==> flow/design.v <==
module biriq_alu #(
    parameter C_HAS_ZBA_EXTENSION   = 1,
    parameter C_HAS_ZBB_EXTENSION   = 1,
    parameter C_HAS_ZBS_EXTENSION   = 1,
    parameter C_HAS_CZERO_EXTENSION = 1
) (
    input  wire logic [31:0] a_i,
    input  wire logic [31:0] b_i,
    input  wire logic [ 6:0] op_i,
    output wire logic [31:0] result_o,
    output wire logic [31:0] adder_result_o,
    output wire logic        mts_o,
    output wire logic        mtu_o,
    output wire logic        eq_o
);
  wire [31:0] adder_result;
  wire [31:0] shifter_result;
  wire [31:0] gates_result;
  wire [31:0] branch_result;
  biriq_adder #(
      .C_HAS_ZBA_EXTENSION(C_HAS_ZBA_EXTENSION),
      .C_HAS_ZBB_EXTENSION(C_HAS_ZBB_EXTENSION)
  ) adder_inst (
      .a_i (a_i),
      .b_i (b_i),
      .op_i(op_i[3:0]),
      .c_o (adder_result)
  );
  biriq_shifter #(
      .C_HAS_ZBB_EXTENSION(C_HAS_ZBB_EXTENSION),
      .C_HAS_ZBS_EXTENSION(C_HAS_ZBS_EXTENSION)
  ) shifter_inst (
      .a_i (a_i),
      .b_i (b_i),
      .op_i(op_i[4:0]),
      .c_o (shifter_result)
  );
  biriq_branch #(
      .C_HAS_ZBB_EXTENSION  (C_HAS_ZBB_EXTENSION),
      .C_HAS_CZERO_EXTENSION(C_HAS_CZERO_EXTENSION)
  ) branch_inst (
      .a_i  (a_i),
      .b_i  (b_i),
      .op_i (op_i[2:0]),
      .mts_o(mts_o),
      .mtu_o(mtu_o),
      .eq_o (eq_o),
      .c_o  (branch_result)
  );
  biriq_gates #(
      .C_HAS_ZBB_EXTENSION(C_HAS_ZBB_EXTENSION)
  ) gates_inst (
      .a_i (a_i),
      .b_i (b_i),
      .op_i(op_i[3:0]),
      .c_o (gates_result)
  );
  assign result_o = op_i[6:5] == 2'b00 ? adder_result :
                  op_i[6:5] == 2'b01 ? shifter_result :
                  op_i[6:5] == 2'b10 ? branch_result : 
                  gates_result;
  assign adder_result_o = adder_result;
endmodule
module biriq_adder #(
    parameter C_HAS_ZBA_EXTENSION = 0,
    parameter C_HAS_ZBB_EXTENSION = 0
) (
    input  wire logic [31:0] a_i,    
    input  wire logic [31:0] b_i,    
    /*verilator lint_off UNUSED*/
    input  wire logic [ 3:0] op_i,   
    /*verilator lint_on UNUSED*/
    output wire logic [31:0] c_o     
);
  wire [31:0] add_res;   
  /*verilator lint_off UNUSED*/
  wire [31:0] ext_res;   
  /*verilator lint_on UNUSED*/
  wire [31:0] sh_res;   
  generate
    if (C_HAS_ZBB_EXTENSION) begin : g_zbb
      assign ext_res = op_i[1:0] == 2'b00 ? {{24{a_i[7]}}, a_i[7:0]} : op_i[1:0] == 2'b01 ? {{16{a_i[15]}}, a_i[15:0]} : op_i[1:0] == 2'b10 ? {16'h0000, a_i[15:0]} : 32'h00000000;
    end else begin : g_nzbb
      assign ext_res = 32'd0;
    end
  endgenerate
  generate
    if (C_HAS_ZBA_EXTENSION) begin : g_zba
      assign sh_res = a_i << op_i[1:0];
    end else begin : g_nzba
      assign sh_res = a_i;
    end
  endgenerate
  assign add_res = op_i[2] ? sh_res - b_i : sh_res + b_i;
  generate
    if (C_HAS_ZBB_EXTENSION) begin : g_zbb_res
      assign c_o = op_i[3] == 1'b0 ? add_res : ext_res;
    end else begin : g_nzbb_res
      assign c_o = add_res;
    end
  endgenerate
endmodule
module biriq_branch #(
    parameter C_HAS_ZBB_EXTENSION   = 1,
    parameter C_HAS_CZERO_EXTENSION = 1
) (
    input  wire [31:0] a_i,     
    input  wire [31:0] b_i,     
    input  wire [ 2:0] op_i,    
    output wire        mts_o,
    output wire        mtu_o,
    output wire        eq_o,
    output wire [31:0] c_o      
);
  wire [31:0] operand_2;
  wire eq;
  wire gt_30;
  logic mts;
  logic mtu;
  wire mt;
  wire slt;
  generate
    if (C_HAS_CZERO_EXTENSION) begin : g_czero
      assign operand_2 = &op_i[2:1] ? 32'd0 : b_i;
    end else begin : g_nczero
      assign operand_2 = b_i;
    end
  endgenerate
  always_comb begin
    case ({
      a_i[31], b_i[31], gt_30
    })
      3'b000: begin
        mts = 0;
        mtu = 0;
      end
      3'b001: begin
        mts = 1;
        mtu = 1;
      end
      3'b010: begin
        mts = 1;
        mtu = 0;
      end
      3'b011: begin
        mts = 1;
        mtu = 0;
      end
      3'b100: begin
        mts = 0;
        mtu = 1;
      end
      3'b101: begin
        mts = 0;
        mtu = 1;
      end
      3'b110: begin
        mts = 0;
        mtu = 0;
      end
      3'b111: begin
        mts = 1;
        mtu = 1;
      end
    endcase
  end
  assign mt = op_i[2] ? mts : mtu;
  assign eq = a_i == operand_2;
  assign gt_30 = a_i[30:0] > b_i[30:0];
  assign slt = {op_i[1:0]} == 2'b10 ? {!(mts | eq)} : {!(mtu | eq)};
  generate
    if (C_HAS_ZBB_EXTENSION && C_HAS_CZERO_EXTENSION) begin : g_zbb_and_czero
      assign c_o = {op_i[2:1]}==2'b11 ? op_i[0]^eq ? a_i : 0 : {op_i[1:0]} == 2'b00 ? mt ? a_i : operand_2 : {op_i[1:0]} == 2'b01 ? !mt ? a_i : operand_2 : {31'd0, slt};
    end else if (C_HAS_ZBB_EXTENSION && !C_HAS_CZERO_EXTENSION) begin : g_zbb_and_nczero
      assign c_o = {op_i[1:0]} == 2'b00 ? mt ? a_i : operand_2 : {op_i[1:0]} == 2'b01 ? !mt ? a_i : operand_2 : {31'd0, slt};
    end else if (!C_HAS_ZBB_EXTENSION && C_HAS_CZERO_EXTENSION) begin : g_nzbb_and_czero
      assign c_o = {op_i[2:1]} == 2'b11 ? op_i[0] ^ eq ? a_i : 0 : {31'd0, slt};
    end else begin : g_nzbb_and_nczero
      assign c_o = {31'd0, slt};
    end
  endgenerate
  assign mts_o = mts;
  assign mtu_o = mtu;
  assign eq_o  = eq;
endmodule
module biriq_gates #(
    parameter C_HAS_ZBB_EXTENSION = 0
) (
    input  wire logic [31:0] a_i,    
    /*verilator lint_off UNUSEDSIGNAL*/
    input  wire logic [31:0] b_i,    
    input  wire logic [ 3:0] op_i,   
    output wire logic [31:0] c_o     
);
  logic [31:0] logic_gate_res;   
  wire  [31:0] operand_2;   
  wire  [31:0] ct_operand;   
  logic [ 5:0] res;   
  wire  [31:0] byte_rev_res;   
  logic [31:0] bitmanip_res;   
  wire [3:0] res_0, res_1, res_2, res_3;
  wire [4:0] res_0_1, res_1_1;
  logic [5:0] cpop_result;
  /*verilator lint_on UNUSEDSIGNAL*/
  assign operand_2 = op_i[2] ? ~b_i : b_i;
  generate
    if (C_HAS_ZBB_EXTENSION) begin : g_zbb
      always_comb begin
        case (op_i[1:0])
          2'b00: logic_gate_res = a_i & operand_2;
          2'b01: logic_gate_res = a_i | operand_2;
          2'b10: logic_gate_res = a_i ^ operand_2;
          2'b11:
          logic_gate_res = {
            {8{|a_i[31:24]}}, {8{|a_i[23:16]}}, {8{|a_i[15:8]}}, {8{|a_i[7:0]}}
          };   
        endcase
      end
    end else begin : g_nzbb
      always_comb begin
        case (op_i[1:0])
          2'b00: logic_gate_res = a_i & operand_2;
          2'b01: logic_gate_res = a_i | operand_2;
          2'b10: logic_gate_res = a_i ^ operand_2;
          2'b11: logic_gate_res = 'x;
        endcase
      end
    end
  endgenerate
  generate
    if (C_HAS_ZBB_EXTENSION) begin : g_zbb_logic
      for (genvar i = 0; i < 32; i++) begin : _clz
        assign ct_operand[i] = !op_i[2] ? a_i[i] : a_i[31-i];
      end
      always_comb begin
        casez (ct_operand)
          32'bzzzzzzzzzzzzzzzzzzzzzzzzzzzzzzz1: res = 0;
          32'bzzzzzzzzzzzzzzzzzzzzzzzzzzzzzz10: res = 1;
          32'bzzzzzzzzzzzzzzzzzzzzzzzzzzzzz100: res = 2;
          32'bzzzzzzzzzzzzzzzzzzzzzzzzzzzz1000: res = 3;
          32'bzzzzzzzzzzzzzzzzzzzzzzzzzzz10000: res = 4;
          32'bzzzzzzzzzzzzzzzzzzzzzzzzzz100000: res = 5;
          32'bzzzzzzzzzzzzzzzzzzzzzzzzz1000000: res = 6;
          32'bzzzzzzzzzzzzzzzzzzzzzzzz10000000: res = 7;
          32'bzzzzzzzzzzzzzzzzzzzzzzz100000000: res = 8;
          32'bzzzzzzzzzzzzzzzzzzzzzz1000000000: res = 9;
          32'bzzzzzzzzzzzzzzzzzzzzz10000000000: res = 10;
          32'bzzzzzzzzzzzzzzzzzzzz100000000000: res = 11;
          32'bzzzzzzzzzzzzzzzzzzz1000000000000: res = 12;
          32'bzzzzzzzzzzzzzzzzzz10000000000000: res = 13;
          32'bzzzzzzzzzzzzzzzzz100000000000000: res = 14;
          32'bzzzzzzzzzzzzzzzz1000000000000000: res = 15;
          32'bzzzzzzzzzzzzzzz10000000000000000: res = 16;
          32'bzzzzzzzzzzzzzz100000000000000000: res = 17;
          32'bzzzzzzzzzzzzz1000000000000000000: res = 18;
          32'bzzzzzzzzzzzz10000000000000000000: res = 19;
          32'bzzzzzzzzzzz100000000000000000000: res = 20;
          32'bzzzzzzzzzz1000000000000000000000: res = 21;
          32'bzzzzzzzzz10000000000000000000000: res = 22;
          32'bzzzzzzzz100000000000000000000000: res = 23;
          32'bzzzzzzz1000000000000000000000000: res = 24;
          32'bzzzzzz10000000000000000000000000: res = 25;
          32'bzzzzz100000000000000000000000000: res = 26;
          32'bzzzz1000000000000000000000000000: res = 27;
          32'bzzz10000000000000000000000000000: res = 28;
          32'bzz100000000000000000000000000000: res = 29;
          32'bz1000000000000000000000000000000: res = 30;
          32'b10000000000000000000000000000000: res = 31;
          default: res = 32;
        endcase
      end
      assign byte_rev_res = {a_i[7:0], a_i[15:8], a_i[23:16], a_i[31:24]};
      always_comb begin
        cpop_result = 0;
        for (integer i = 0; i < 32; i++) begin
          /*verilator lint_off WIDTHEXPAND*/
          cpop_result += a_i[i];
          /*verilator lint_on WIDTHEXPAND*/
        end
      end
      always_comb begin
        case (op_i[1:0])
          2'b00: bitmanip_res = {26'h0, res};
          2'b01: bitmanip_res = {26'h0, res};
          2'b10: bitmanip_res = byte_rev_res;
          2'b11: bitmanip_res = {26'h0, cpop_result};
        endcase
      end
      assign c_o = op_i[3] ? bitmanip_res : logic_gate_res;
    end else begin : g_nzbb_res
      assign c_o = logic_gate_res;
    end
  endgenerate
endmodule
/*verilator lint_on SELRANGE*/
module biriq_shifter #(
    parameter C_HAS_ZBB_EXTENSION = 0,
    parameter C_HAS_ZBS_EXTENSION = 0
) (
    input  wire [31:0] a_i,    
    /*verilator lint_off UNUSED*/
    input  wire [31:0] b_i,    
    input  wire [ 4:0] op_i,   
    /*verilator lint_on UNUSED*/
    output wire [31:0] c_o     
);
  wire [31:0] shift_res;
  wire [31:0] operand_1;
  wire [ 4:0] shamt;
  wire [31:0] shift_operand1, shift_stage1, shift_res_stage1, shift_stage2, shift_res_stage2, shift_stage3, shift_res_stage3, shift_stage4, shift_res_stage4, shift_stage5, shift_res_stage5;
  generate
    if (C_HAS_ZBS_EXTENSION) begin : g_one
      assign operand_1 = op_i[3] & !op_i[0] ? 32'b1 : a_i;
    end else begin : g_none
      assign operand_1 = a_i;
    end
  endgenerate
  assign shamt = b_i[4:0];
  for (genvar i = 0; i < 32; i++) begin : g_rev
    assign shift_operand1[i] = !op_i[0] ? operand_1[31-i] : operand_1[i];
  end
  generate
    if (C_HAS_ZBB_EXTENSION) begin : g_gen_shift_w_zbb
      assign shift_stage1[31] = op_i[1] & !op_i[3] ? shift_operand1[0] : (!op_i[3] & op_i[2]) ? a_i[31] : 1'b0;
      assign shift_stage1[30:0] = shift_operand1[31:1];
      assign shift_res_stage1 = shamt[0] ? shift_stage1 : shift_operand1;
      assign shift_stage2[31:30] = op_i[1] & !op_i[3] ? shift_res_stage1[1:0] :  (!op_i[3] & op_i[2]) ? {{2{a_i[31]}}} : 2'b00;
      assign shift_stage2[29:0] = shift_res_stage1[31:2];
      assign shift_res_stage2 = shamt[1] ? shift_stage2 : shift_res_stage1;
      assign shift_stage3[31:28] = op_i[1] & !op_i[3] ? shift_res_stage2[3:0] : (!op_i[3] & op_i[2]) ? {{4{a_i[31]}}} : 4'b00;
      assign shift_stage3[27:0] = shift_res_stage2[31:4];
      assign shift_res_stage3 = shamt[2] ? shift_stage3 : shift_res_stage2;
      assign shift_stage4[31:24] = op_i[1] & !op_i[3] ? shift_res_stage3[7:0] : (!op_i[3] & op_i[2]) ? {{8{a_i[31]}}} : 8'b00;
      assign shift_stage4[23:0] = shift_res_stage3[31:8];
      assign shift_res_stage4 = shamt[3] ? shift_stage4 : shift_res_stage3;
      assign shift_stage5[31:16] = op_i[1] & !op_i[3] ? shift_res_stage4[15:0] : (!op_i[3] & op_i[2]) ? {{16{a_i[31]}}} : 16'b00;
      assign shift_stage5[15:0] = shift_res_stage4[31:16];
      assign shift_res_stage5 = shamt[4] ? shift_stage5 : shift_res_stage4;
    end else begin : g_gen_shift_wo_zbb
      assign shift_stage1[31] = (!op_i[3] & op_i[2]) ? a_i[31] : 1'b0;
      assign shift_stage1[30:0] = shift_operand1[31:1];
      assign shift_res_stage1 = shamt[0] ? shift_stage1 : shift_operand1;
      assign shift_stage2[31:30] = (!op_i[3] & op_i[2]) ? {{2{a_i[31]}}} : 2'b00;
      assign shift_stage2[29:0] = shift_res_stage1[31:2];
      assign shift_res_stage2 = shamt[1] ? shift_stage2 : shift_res_stage1;
      assign shift_stage3[31:28] = (!op_i[3] & op_i[2]) ? {{4{a_i[31]}}} : 4'b00;
      assign shift_stage3[27:0] = shift_res_stage2[31:4];
      assign shift_res_stage3 = shamt[2] ? shift_stage3 : shift_res_stage2;
      assign shift_stage4[31:24] = (!op_i[3] & op_i[2]) ? {{8{a_i[31]}}} : 8'b00;
      assign shift_stage4[23:0] = shift_res_stage3[31:8];
      assign shift_res_stage4 = shamt[3] ? shift_stage4 : shift_res_stage3;
      assign shift_stage5[31:16] = (!op_i[3] & op_i[2]) ? {{16{a_i[31]}}} : 16'b00;
      assign shift_stage5[15:0] = shift_res_stage4[31:16];
      assign shift_res_stage5 = shamt[4] ? shift_stage5 : shift_res_stage4;
    end
  endgenerate
  for (genvar i = 0; i < 32; i++) begin : g_rev_b
    assign shift_res[i] = !op_i[0] ? shift_res_stage5[31-i] : shift_res_stage5[i];
  end
  generate
    if (C_HAS_ZBS_EXTENSION) begin : g_pg
      logic [31:0] postgate_res;
      always_comb begin
        case ({
          op_i[4], op_i[1]
        })
          2'b00: postgate_res = a_i & ~shift_res;
          2'b01: postgate_res = shift_res & 1;
          2'b10: postgate_res = a_i ^ shift_res;
          2'b11: postgate_res = a_i | shift_res;
        endcase
      end
      assign c_o = op_i[3] ? postgate_res : shift_res;
    end else begin : g_npg
      assign c_o = shift_res;
    end
  endgenerate
endmodule
module ixu_mul (
    input  wire [31:0] a,
    input  wire [31:0] b,
    input  wire [ 1:0] op,
    output wire [31:0] res
);
  wire [32:0] a1, b1;
  assign a1 = {op == 2'b11 ? 1'b0 : a[31], a[31:0]};
  assign b1 = {op[1] ? 1'b0 : b[31], b[31:0]};
  wire [65:0] result;
  assign result = $signed(a1) * $signed(b1);
  assign res = op == 2'b00 ? result[31:0] : result[63:32];
  /*verilator lint_off UNUSED*/
  wire unused;
  assign unused = |result[65:64];
  /*verilator lint_on UNUSED*/
endmodule
module ixu_div (
    input  wire         core_clock_i,   
    input  wire         core_flush_i,   
    input  wire         start,          
    input  wire         unsigned_i,
    input  wire         opcode_i,
    output logic        busy,           
    output logic        done,           
    output logic        valid,          
    output logic        dbz,            
    output logic        overflow,
    input  wire  [31:0] a_i,            
    input  wire  [31:0] b_i,            
    output logic [31:0] res
);
  logic [31:0] b1;   
  logic [31:0] quo, quo_next;   
  logic [32:0] acc, acc_next;   
  logic [$clog2(32)-1:0] i;   
  logic                  unsigned_r;
  logic                  sign;
  logic                  opcode;
  wire  [          31:0] a;
  wire  [          31:0] b;
  assign a = unsigned_i | ~a_i[31] ? a_i : ~a_i + 1'b1;
  assign b = unsigned_i | ~b_i[31] ? b_i : ~b_i + 1'b1;
  always_comb begin
    if (acc >= {1'b0, b1}) begin
      acc_next = acc - b1;
      {acc_next, quo_next} = {acc_next[31:0], quo, 1'b1};
    end else begin
      {acc_next, quo_next} = {acc, quo} << 1;
    end
  end
  wire [31:0] remainder = unsigned_r | ~sign ? acc_next[32:1] : ~acc_next[32:1] + 1'b1;
  wire [31:0] quotient = unsigned_r | ~sign ? quo_next : ~quo_next + 1'b1;
  always_ff @(posedge core_clock_i) begin
    if (core_flush_i) begin
      busy  <= 0;
      done  <= 0;
      valid <= 0;
      dbz   <= 0;
    end else if (start) begin
      valid  <= 0;
      i      <= 0;
      opcode <= opcode_i;
      if (b == 0) begin   
        busy     <= 0;
        done     <= 1;
        dbz      <= 1;
        overflow <= 0;
        res      <= opcode_i ? a_i : 32'hFFFFFFFF;
      end
      else if (a_i==32'h80000000 && b_i==32'hFFFFFFFF && !unsigned_i) begin  
        busy     <= 0;
        done     <= 1;
        dbz      <= 0;
        overflow <= 1;
        res      <= opcode_i ? 32'h00000000 : 32'h80000000;
      end else begin
        busy       <= 1;
        dbz        <= 0;
        overflow   <= 0;
        b1         <= b;
        unsigned_r <= unsigned_i;
        sign       <= opcode_i ? a_i[31] : a_i[31] ^ b_i[31];
        {acc, quo} <= {{32{1'b0}}, a, 1'b0};   
      end
    end else if (busy) begin
      if (i == 5'b11111) begin   
        busy  <= 0;
        done  <= 1;
        valid <= 1;
        res   <= opcode ? remainder : quotient;
      end else begin   
        i   <= i + 1;
        acc <= acc_next;
        quo <= quo_next;
      end
    end else begin
      done <= 1'b0;
    end
  end
endmodule
module ixu_mc_pipe (
    input  wire         core_clock_i,
    input  wire         core_flush_i,
    input  wire  [17:0] data_i,
    input  wire         valid_i,
    output logic        busy_o,
    output wire  [ 5:0] rs1_o,
    output wire  [ 5:0] rs2_o,
    input  wire  [31:0] rs1_data_i,
    input  wire  [31:0] rs2_data_i,
    output wire  [ 4:0] rob_o,
    input  wire  [ 6:0] opcode_i,
    input  wire  [ 6:0] ins_type,
    input  wire         imm_i,
    input  wire  [31:0] immediate_i,
    input  wire  [ 5:0] dest_i,
    output logic [ 5:0] wakeup_dest,
    output logic        wakeup_valid,
    output logic [ 5:0] l_wakeup_dest,
    output logic        l_wakeup_valid,
    output logic [ 5:0] ixu_mc_ex_dest,
    output logic [31:0] ixu_mc_ex_data,
    output logic        ixu_mc_ex_valid,
    output logic [ 5:0] ixu_mc_wb_dest,
    output logic [31:0] ixu_mc_wb_data,
    output logic        ixu_mc_wb_valid,
    output wire  [ 4:0] pmu_ins_id_o,
    output wire         pmu_ins_valid_o
);
  assign rob_o = data_i[4:0];
  assign rs1_o = data_i[11:6];
  assign rs2_o = data_i[17:12];
  typedef enum {
    IDLE,
    DIVISION
  } mc_pipe_state_t;
  mc_pipe_state_t        mc_pipe_state;
  reg             [31:0] a;
  reg             [31:0] b;
  reg             [ 6:0] opc;
  reg             [ 5:0] ex_dest;
  reg             [ 5:0] ex_rob;
  reg                    ex_valid;
  reg             [ 1:0] ex_type;
  reg                    ex_fwd;
  reg                    div_ex;
  wire            [31:0] ex_alu_result;
  wire            [31:0] ex_mul_result;
  wire            [31:0] ex_div_result;
  wire            [31:0] ex_adder_result;
  wire                   mts;
  wire                   mtu;
  wire                   eq;
  wire                   div_busy;
  wire                   div_done;
  wire                   div_dbz;
  wire                   div_overflow;
  wire                   div_valid;
  reg             [31:0] wb_data;
  reg             [ 5:0] wb_dest;
  reg             [ 5:0] wb_rob;
  reg                    wb_mul;
  reg             [31:0] wb_mul_data;
  reg                    wb_fwd;
  reg                    wb_valid;
  always_ff @(posedge core_clock_i) begin
    a   <= ins_type[3] ? 32'd0 : rs1_data_i;
    b   <= imm_i | ins_type[3] ? immediate_i : rs2_data_i;
    opc <= ins_type[3] ? 7'd0 : opcode_i;
  end
  always_ff @(posedge core_clock_i) {wb_dest, ex_dest} <= {ex_dest, dest_i};
  always_ff @(posedge core_clock_i) {wb_rob, ex_rob} <= {ex_rob, data_i[5:0]};
  always_ff @(posedge core_clock_i) wb_mul <= ex_type == 2'b01;
  always_ff @(posedge core_clock_i) wb_mul_data <= ex_mul_result;
  always_ff @(posedge core_clock_i)
    if (core_flush_i) {wb_valid, ex_valid} <= '0;
    else if (div_done) {wb_valid, ex_valid} <= {1'b0, 1'b1};
    else if (div_ex) {wb_valid, ex_valid} <= {1'b0, 1'b1};
    else if (!div_busy) {wb_valid, ex_valid} <= {ex_valid, valid_i};
  always_ff @(posedge core_clock_i) {ex_type} <= ins_type[6] ? 2'b10 : ins_type[5] ? 2'b01 : 2'b00;
  always_ff @(posedge core_clock_i)
    if (core_flush_i) {wb_fwd, ex_fwd} <= '0;
    else if (div_done) {wb_fwd, ex_fwd} <= {1'b0, 1'b1};
    else if (div_ex) {wb_fwd, ex_fwd} <= '0;
    else if (!div_busy) {wb_fwd, ex_fwd} <= {ex_fwd, (|ins_type[5:0]) & valid_i & (dest_i != '0)};
  always_ff @(posedge core_clock_i) wb_data <= ixu_mc_ex_data;
  always_comb begin
    case (mc_pipe_state)
      IDLE: busy_o = valid_i & ins_type[6];
      DIVISION: busy_o = !(div_done);
      default: busy_o = 0;
    endcase
  end
  always_ff @(posedge core_clock_i)
    if (core_flush_i) mc_pipe_state <= IDLE;
    else
      case (mc_pipe_state)
        IDLE: if (valid_i & ins_type[6]) mc_pipe_state <= DIVISION;
        DIVISION: if (div_done) mc_pipe_state <= IDLE;
      endcase
  always_ff @(posedge core_clock_i)
    if (core_flush_i) div_ex <= 1'b0;
    else
      case (mc_pipe_state)
        IDLE: if (valid_i & ins_type[6]) div_ex <= 1'b1;
        DIVISION: div_ex <= 1'b0;
      endcase
  assign ixu_mc_ex_dest = ex_dest;
  assign ixu_mc_ex_data = ex_type == 2'b00 ? ex_alu_result : ex_div_result;
  assign ixu_mc_ex_valid = ex_fwd;
  assign ixu_mc_wb_dest = wb_dest;
  assign ixu_mc_wb_data = wb_mul ? wb_mul_data : wb_data;
  assign ixu_mc_wb_valid = wb_fwd;
  assign wakeup_dest = dest_i;
  assign wakeup_valid = (valid_i & !busy_o & (|ins_type[4:0])) | div_done;
  assign l_wakeup_dest = ex_dest;
  assign l_wakeup_valid = ex_valid & (ex_type == 2'b01);
  assign pmu_ins_id_o = wb_rob[4:0];
  assign pmu_ins_valid_o = wb_valid;
  biriq_alu #(
      .C_HAS_ZBA_EXTENSION  (1'b0),
      .C_HAS_ZBB_EXTENSION  (1'b0),
      .C_HAS_ZBS_EXTENSION  (1'b0),
      .C_HAS_CZERO_EXTENSION(1'b0)
  ) biriq_alu_inst (
      .a_i(a),
      .b_i(b),
      .op_i(opc),
      .result_o(ex_alu_result),
      .adder_result_o(ex_adder_result),
      .mts_o(mts),
      .mtu_o(mtu),
      .eq_o(eq)
  );
  ixu_mul mul_inst (
      .a  (a),
      .b  (b),
      .op (opc[1:0]),
      .res(ex_mul_result)
  );
  ixu_div division_inst (
      .core_clock_i(core_clock_i),
      .core_flush_i(core_flush_i),
      .start(div_ex),
      .unsigned_i(opc[0]),
      .opcode_i(opc[1]),
      .busy(div_busy),
      .done(div_done),
      .valid(div_valid),
      .dbz(div_dbz),
      .overflow(div_overflow),
      .a_i(a),
      .b_i(b),
      .res(ex_div_result)
  );
  /*verilator lint_off UNUSED*/
  wire unused;
  assign unused = |ex_adder_result | mts | mtu | eq | div_dbz | div_overflow | div_valid | div_busy | wb_rob[5];
  /*verilator lint_on UNUSED*/
endmodule
* Reports on ixu_mc_pipe
The steps from the RTL of ixu_mc_pipe to its reports follow in flow order.
Line numbers count from 1 in the design file above.
Cell names lack the library's common part.
The mark - stands for no value.
- Top :: ixu_mc_pipe
- Clock port :: core_clock_i
- Library :: sky130hd
- Library corner :: tt_025C_1v80

* After elaboration
Counts by Yosys on the flattened word-level netlist (proc, flatten, opt, wreduce; memories kept). Register bits leave out memories and registers merged into their read ports (data or address). Print and check cells are left out. Cells with the same type and inputs are merged into one.
Memory sizes are those after Yosys's memory passes, which may raise the word count (mostly to a power of two), join words into wider ones and drop unused or constant bits.
- Register bits after elaboration :: 336
- Memory bits (read-only) :: 16
- Memories :: 1
- Input port bits :: 138
- Output and inout port bits :: 116
- Word-level cells :: 250
- $add $sub $neg :: 8
- Multipliers :: 1
- Order comparisons :: 2
- Equality and inequality tests :: 19
- Mux-type cells :: 136
- Bitwise gates (word level) :: 28
- Reduce/logical cells :: 28
** Memories
- (no name shown) :: depth 8, bits a word 2, rd ports 1, write ports 0, RTL line 130 : case ({
** Operators with widths (number)
- 33-bit by 33-bit multiplier with 64-bit output :: 1
- 32-bit two-way mux :: 33
- 33-bit two-way mux :: 5
- 32-bit by 1-bit adder with 32-bit output (second input constant) :: 4
- 32-bit inverter :: 4
- 32-bit parallel mux with 3-bit select :: 1
- 1-bit two-way mux :: 87
- 65-bit two-way mux :: 1
- 32-bit subtractor :: 2
- 32-bit == test (second input constant) :: 2
- 32-bit logical NOT :: 2
- 32-bit parallel mux with 2-bit select :: 1
- 33-bit by 32-bit >= comparator with 1-bit output :: 1
- 32-bit by 1-bit == test with 1-bit output (second input constant) :: 1
- 32-bit adder :: 1
- 32-bit == test :: 1
- 32-bit bitwise AND :: 1
- 32-bit bitwise OR :: 1
- 32-bit XOR :: 1
- 31-bit > comparator :: 1
- 16-bit two-way mux :: 1
- 5-bit two-way mux :: 2
- 2-bit inequality test (second input constant) :: 4
- 4-bit AND reduction :: 2
- 8-bit two-way mux :: 1
- 1-bit bitwise AND :: 7
- 1-bit bitwise OR :: 7
- 1-bit inverter :: 6
Other operator kinds: 22; their cells: 41.

* Logic depth
Longest topological path by Yosys (ltp), each cell counted once; first at word level (registers and memories cut), then after technology mapping (sequential cells cut; the memories' decode and read muxes count).
- Word-level depth :: 12
- ABC_AREA :: 1
- Mapped depth :: 38
- Gate-level depth less buffers :: 36

* After synthesis
Yosys stat after the flow's synthesis: flattened, memories mapped to cells. It holds for the ABC_AREA given above (unset counts as 0); a run with the other value may have another netlist.
** Cell types
- fa_1 :: number 1128, total area 2.26E+04 um2
- nand2_1 :: number 2181, total area 8.19E+03 um2
- inv_1 :: number 2025, total area 7601.04 um2
- ha_1 :: number 382, total area 4.78E+03 um2
- edfxtp_1 :: number 137, total area 4.11E+03 um2
- dfxtp_1 :: number 168, total area 3.36E+03 um2
- o21ai_0 :: number 472, total area 2.36E+03 um2
- nor2_1 :: number 514, total area 1929.35 um2
- a21oi_1 :: number 335, total area 1.68E+03 um2
- clkbuf_1 :: number 282, total area 1.06E+03 um2
- nand3_1 :: number 207, total area 1.04E+03 um2
- xor2_1 :: number 97, total area 849.565 um2
- mux2_2 :: number 65, total area 731.952 um2
- xnor2_1 :: number 59, total area 516.746 um2
- buf_1 :: number 123, total area 461.693 um2
- nand4_1 :: number 51, total area 319.056 um2
- a31oi_1 :: number 44, total area 275.264 um2
- nand3b_1 :: number 34, total area 255.245 um2
Other cell types: 45; their cells: 355.
- Cell count :: 8659
- Mapped area :: 64520.6 um2
- Area of sequential cells :: 7477.2 um2
- Flip-flop cells :: 305
- Buffers :: 455

* Timing after synthesis
OpenSTA on the mapped netlist: ideal clock, no wires. The path of least setup slack (recovery checks aside). Input and output delay are each 20% of the period. Register names are those of the netlist, which keeps one name where synthesis merged equal registers.
- Kind :: register -> register
- From :: register a[31]
- To :: register wb_mul_data[27]
- Period :: 9000 ps
- Library setup time :: 114 ps
- Time at the first pin :: 0 ps
- Data arrival time :: 7878 ps
- Required time :: 8886 ps
- Setup slack :: 1009 ps
- Delay of the path :: 7992 ps
- Stages :: 31
- Path buffers :: 2
- Synthesis period reached :: 7991 ps
"delay of the path" = arrival - input delay + setup time.
"stages": output pins that drive a net of the path, with the launching flip-flop's if there is one; two outputs of one cell count as two.
"synthesis period reached" = period - worst setup slack (recovery checks aside). The figure is calculated, with input and output delays left at 20% of the set period.
Between the ends stands the longest chain of elaborated cells between them, by number of cells; it is not shown to be the way that was timed. Of several equally long chains one is given.
A line is the first line of the expression or statement that the cell stems from. Yosys adds cells for indexed reads and writes and turns some case tables into memories.
- Cell sequence :: dfxtp_1 clkbuf_1 clkinv_1 nor2_1 clkbuf_1 nand2_1 fa_1 fa_1 inv_1 fa_1 inv_1 fa_1 inv_1 fa_1 fa_1 fa_1 inv_1 fa_1 inv_1 ha_1 nand2_1 nor2_1 o21ai_0 o211ai_1 a21oi_1 o21ai_0 nand3_1 nand2_1 or2_2 nand3_1 nand2_1
- Length of the longest elaborated chain :: 3
- Elaborated cells on any way between the ends :: 3
- Source lines of those cells :: 3
- Classes of those cells :: 1 x mul; 2 x mux
** Ends and longest elaborated chain, post-synthesis
- start: declaration :: RTL line 517 : reg             [31:0] a;
- start: assignment :: RTL line 546 : a   <= ins_type[3] ? 32'd0 : rs1_data_i;
- 1-bit two-way mux :: RTL line 386 : assign a1 = {op == 2'b11 ? 1'b0 : a[31], a[31:0]};
- 33-bit by 33-bit multiplier with 64-bit output :: RTL line 389 : assign result = $signed(a1) * $signed(b1);
- 32-bit two-way mux :: RTL line 390 : assign res = op == 2'b00 ? result[31:0] : result[63:32];
- end: assignment :: RTL line 553 : always_ff @(posedge core_clock_i) wb_mul_data <= ex_mul_result;
- end: declaration :: RTL line 542 : reg             [31:0] wb_mul_data;

* Path in the finished layout
From the final timing report of run A: the path of least setup slack in the routed layout; clock arrival at registers is part of the times.
The report prints the path's times to 10 ps; the period is as set.
- Kind :: register -> output
- From :: register a[1]
- To :: output port ixu_mc_ex_data[15]
- Period :: 9000 ps
- Output delay :: 1800 ps
- Time at the first pin :: 760 ps
- Data arrival time :: 7010 ps
- Required time :: 7200 ps
- Setup slack :: 190 ps
- Stages :: 17
- Path buffers :: 2
Between the ends stands the longest chain of elaborated cells between them, by number of cells; it is not shown to be the way that was timed. Of several equally long chains one is given.
- Cell sequence :: dfxtp_2 buf_2 inv_1 o21ai_0 mux2i_1 o21ai_0 o21ai_0 a21oi_1 a22oi_1 a21oi_1 o21ai_0 nand2_1 nand2_1 nand2_1 nand2_1 nand2_1 clkdlybuf4s50_1
- Length of the longest elaborated chain :: 10
- Elaborated cells on any way between the ends :: 13
- Source lines of those cells :: 11
- Classes of those cells :: 2 x add/sub; 11 x mux
** Ends and longest elaborated chain, after layout
- start: declaration :: RTL line 517 : reg             [31:0] a;
- start: assignment :: RTL line 546 : a   <= ins_type[3] ? 32'd0 : rs1_data_i;
- 1-bit two-way mux :: RTL line 320 : assign shift_operand1[i] = !op_i[0] ? operand_1[31-i] : operand_1[i];
- 32-bit two-way mux :: RTL line 342 : assign shift_res_stage1 = shamt[0] ? shift_stage1 : shift_operand1;
- 32-bit two-way mux :: RTL line 345 : assign shift_res_stage2 = shamt[1] ? shift_stage2 : shift_res_stage1;
- 32-bit two-way mux :: RTL line 348 : assign shift_res_stage3 = shamt[2] ? shift_stage3 : shift_res_stage2;
- 32-bit two-way mux :: RTL line 351 : assign shift_res_stage4 = shamt[3] ? shift_stage4 : shift_res_stage3;
- 32-bit two-way mux :: RTL line 354 : assign shift_res_stage5 = shamt[4] ? shift_stage5 : shift_res_stage4;
- 1-bit two-way mux :: RTL line 358 : assign shift_res[i] = !op_i[0] ? shift_res_stage5[31-i] : shift_res_stage5[i];
- 32-bit two-way mux :: RTL line 59 : op_i[6:5] == 2'b01 ? shifter_result :
- 32-bit two-way mux :: RTL line 58 : assign result_o = op_i[6:5] == 2'b00 ? adder_result :
- 32-bit two-way mux :: RTL line 588 : assign ixu_mc_ex_data = ex_type == 2'b00 ? ex_alu_result : ex_div_result;
- end: declaration :: RTL line 501 : output logic [31:0] ixu_mc_ex_data,

Subject: flow runs of ixu_mc_pipe

Hi,

Flow measurements of ixu_mc_pipe on sky130hd: 4 stored runs with different settings, listed in no order. Input and output delays are each 20% of the period that was set; the output load is 0.01 pF.
"period reached" means the clock period less the worst setup slack. The figure is calculated, with input and output delays left at 20% of the set period.
"worst path time" is the time allowed to the run's worst setup path (the clock period less input and output delay, where it has them) less its slack. Clock arrival times count: a late capture clock shortens it, a late launch clock lengthens it.
"worst path time" is known to 10 ps.

* Run A
** Files
==> flow/run.sh <==
#!/bin/bash
# the make line also repeats the synthesis and layout settings of config.mk as NAME=value (left out here)
make -C /OpenROAD-flow-scripts/flow DESIGN_CONFIG=/design/flow/config.mk WORK_HOME=/design/flow/orfs CLKGATE_MAP_FILE= finish
==> flow/config.mk <==
export PLATFORM = sky130hd
export DESIGN_NAME = ixu_mc_pipe
export DESIGN_NICKNAME = ixu_mc_pipe
export VERILOG_FILES = /design/flow/design.v
export SDC_FILE = /design/flow/constraint.sdc
export NUM_CORES = 4
export LEC_CHECK = 0
export ABC_AREA = 1
export CAP_MARGIN = 30
export CELL_PAD_IN_SITES_DETAIL_PLACEMENT = 2
export CELL_PAD_IN_SITES_GLOBAL_PLACEMENT = 2
export CORE_MARGIN = 2
export CORE_UTILIZATION = 18
export GPL_TIMING_DRIVEN = 0
export MAX_ROUTING_LAYER = met5
export MIN_ROUTING_LAYER = met2
export SETUP_SLACK_MARGIN = 0.4
export SLEW_MARGIN = 20
export TNS_END_PERCENT = 15
==> flow/constraint.sdc <==
create_clock -name core_clock -period 9.0 [get_ports {core_clock_i}]
set_input_delay 1.8000 -clock core_clock [delete_from_list [all_inputs] [get_ports {core_clock_i}]]
set_output_delay 1.8000 -clock core_clock [all_outputs]
set_load 0.01 [all_outputs]
** Results
- Cell area after synthesis :: 64520.6 um2
- Die size :: 363253.0 um2
- Standard-cell area of the final layout :: 80449.7 um2
- Utilization of the finished layout :: 22.6%
- Lowest setup slack :: 189 ps
- Summed negative setup slack :: 0 ps
- Post-route worst hold slack :: 325 ps
- Period reached :: 8811 ps
- Worst path time :: 7010 ps
- Worst setup path kind :: register -> output

* Run B
** Files
==> flow/run.sh <==
#!/bin/bash
# the make line also repeats the synthesis and layout settings of config.mk as NAME=value (left out here)
make -C /OpenROAD-flow-scripts/flow DESIGN_CONFIG=/design/flow/config.mk WORK_HOME=/design/flow/orfs CLKGATE_MAP_FILE= finish
==> flow/config.mk <==
export PLATFORM = sky130hd
export DESIGN_NAME = ixu_mc_pipe
export DESIGN_NICKNAME = ixu_mc_pipe
export VERILOG_FILES = /design/flow/design.v
export SDC_FILE = /design/flow/constraint.sdc
export NUM_CORES = 4
export LEC_CHECK = 0
export ABC_AREA = 0
export CAP_MARGIN = 20
export CELL_PAD_IN_SITES_DETAIL_PLACEMENT = 2
export CORE_MARGIN = 2
export CORE_UTILIZATION = 16
export CTS_CLUSTER_SIZE = 98
export GPL_TIMING_DRIVEN = 0
export HOLD_SLACK_MARGIN = 0.29
export PLACE_DENSITY_LB_ADDON = 0.24
export SETUP_SLACK_MARGIN = 1.29
export SLEW_MARGIN = 25
==> flow/constraint.sdc <==
create_clock -name core_clock -period 4.94 [get_ports {core_clock_i}]
set_input_delay 0.9880 -clock core_clock [delete_from_list [all_inputs] [get_ports {core_clock_i}]]
set_output_delay 0.9880 -clock core_clock [all_outputs]
set_load 0.01 [all_outputs]
** Results
- Cell area after synthesis :: 61441.4 um2
- Die size :: 388983.0 um2
- Standard-cell area of the final layout :: 81992.4 um2
- Utilization of the finished layout :: 21.4%
- Lowest setup slack :: -4044 ps
- Summed negative setup slack :: -174533 ps
- Post-route worst hold slack :: 328 ps
- Period reached :: 8984 ps
- Worst path time :: 8980 ps
- Worst setup path kind :: register -> register

* Run C
** Files
==> flow/run.sh <==
#!/bin/bash
# the make line also repeats the synthesis and layout settings of config.mk as NAME=value (left out here)
make -C /OpenROAD-flow-scripts/flow DESIGN_CONFIG=/design/flow/config.mk WORK_HOME=/design/flow/orfs CLKGATE_MAP_FILE= finish
==> flow/config.mk <==
export PLATFORM = sky130hd
export DESIGN_NAME = ixu_mc_pipe
export DESIGN_NICKNAME = ixu_mc_pipe
export VERILOG_FILES = /design/flow/design.v
export SDC_FILE = /design/flow/constraint.sdc
export NUM_CORES = 4
export LEC_CHECK = 0
export ABC_AREA = 1
export CAP_MARGIN = 20
export CELL_PAD_IN_SITES_DETAIL_PLACEMENT = 2
export CORE_MARGIN = 2
export CORE_UTILIZATION = 16
export CTS_CLUSTER_SIZE = 98
export GPL_TIMING_DRIVEN = 0
export PLACE_DENSITY_LB_ADDON = 0.24
export SETUP_SLACK_MARGIN = 1.29
export SLEW_MARGIN = 25
==> flow/constraint.sdc <==
create_clock -name core_clock -period 4.94 [get_ports {core_clock_i}]
set_input_delay 0.9880 -clock core_clock [delete_from_list [all_inputs] [get_ports {core_clock_i}]]
set_output_delay 0.9880 -clock core_clock [all_outputs]
set_load 0.01 [all_outputs]
** Results
- Cell area after synthesis :: 64520.6 um2
- Die size :: 408347.0 um2
- Standard-cell area of the final layout :: 85612.1 um2
- Utilization of the finished layout :: 21.3%
- Lowest setup slack :: -3458 ps
- Summed negative setup slack :: -135307 ps
- Post-route worst hold slack :: 327 ps
- Period reached :: 8398 ps
- Worst path time :: 8400 ps
- Worst setup path kind :: register -> register

* Run D
** Files
==> flow/run.sh <==
#!/bin/bash
# the make line also repeats the synthesis and layout settings of config.mk as NAME=value (left out here)
make -C /OpenROAD-flow-scripts/flow DESIGN_CONFIG=/design/flow/config.mk WORK_HOME=/design/flow/orfs CLKGATE_MAP_FILE= finish
==> flow/config.mk <==
export PLATFORM = sky130hd
export DESIGN_NAME = ixu_mc_pipe
export DESIGN_NICKNAME = ixu_mc_pipe
export VERILOG_FILES = /design/flow/design.v
export SDC_FILE = /design/flow/constraint.sdc
export NUM_CORES = 4
export LEC_CHECK = 0
export CAP_MARGIN = 20
export CORE_MARGIN = 2
export CORE_UTILIZATION = 40
export SETUP_SLACK_MARGIN = 0.4
export SLEW_MARGIN = 20
==> flow/constraint.sdc <==
create_clock -name core_clock -period 9.0 [get_ports {core_clock_i}]
set_input_delay 1.8000 -clock core_clock [delete_from_list [all_inputs] [get_ports {core_clock_i}]]
set_output_delay 1.8000 -clock core_clock [all_outputs]
set_load 0.01 [all_outputs]
** Results
- Cell area after synthesis :: 61441.4 um2
- Die size :: 156753.0 um2
- Standard-cell area of the final layout :: 69661.8 um2
- Utilization of the finished layout :: 45.8%
- Lowest setup slack :: 500 ps
- Summed negative setup slack :: 0 ps
- Post-route worst hold slack :: 326 ps
- Period reached :: 8500 ps
- Worst path time :: 8500 ps
- Worst setup path kind :: register -> register

Regards
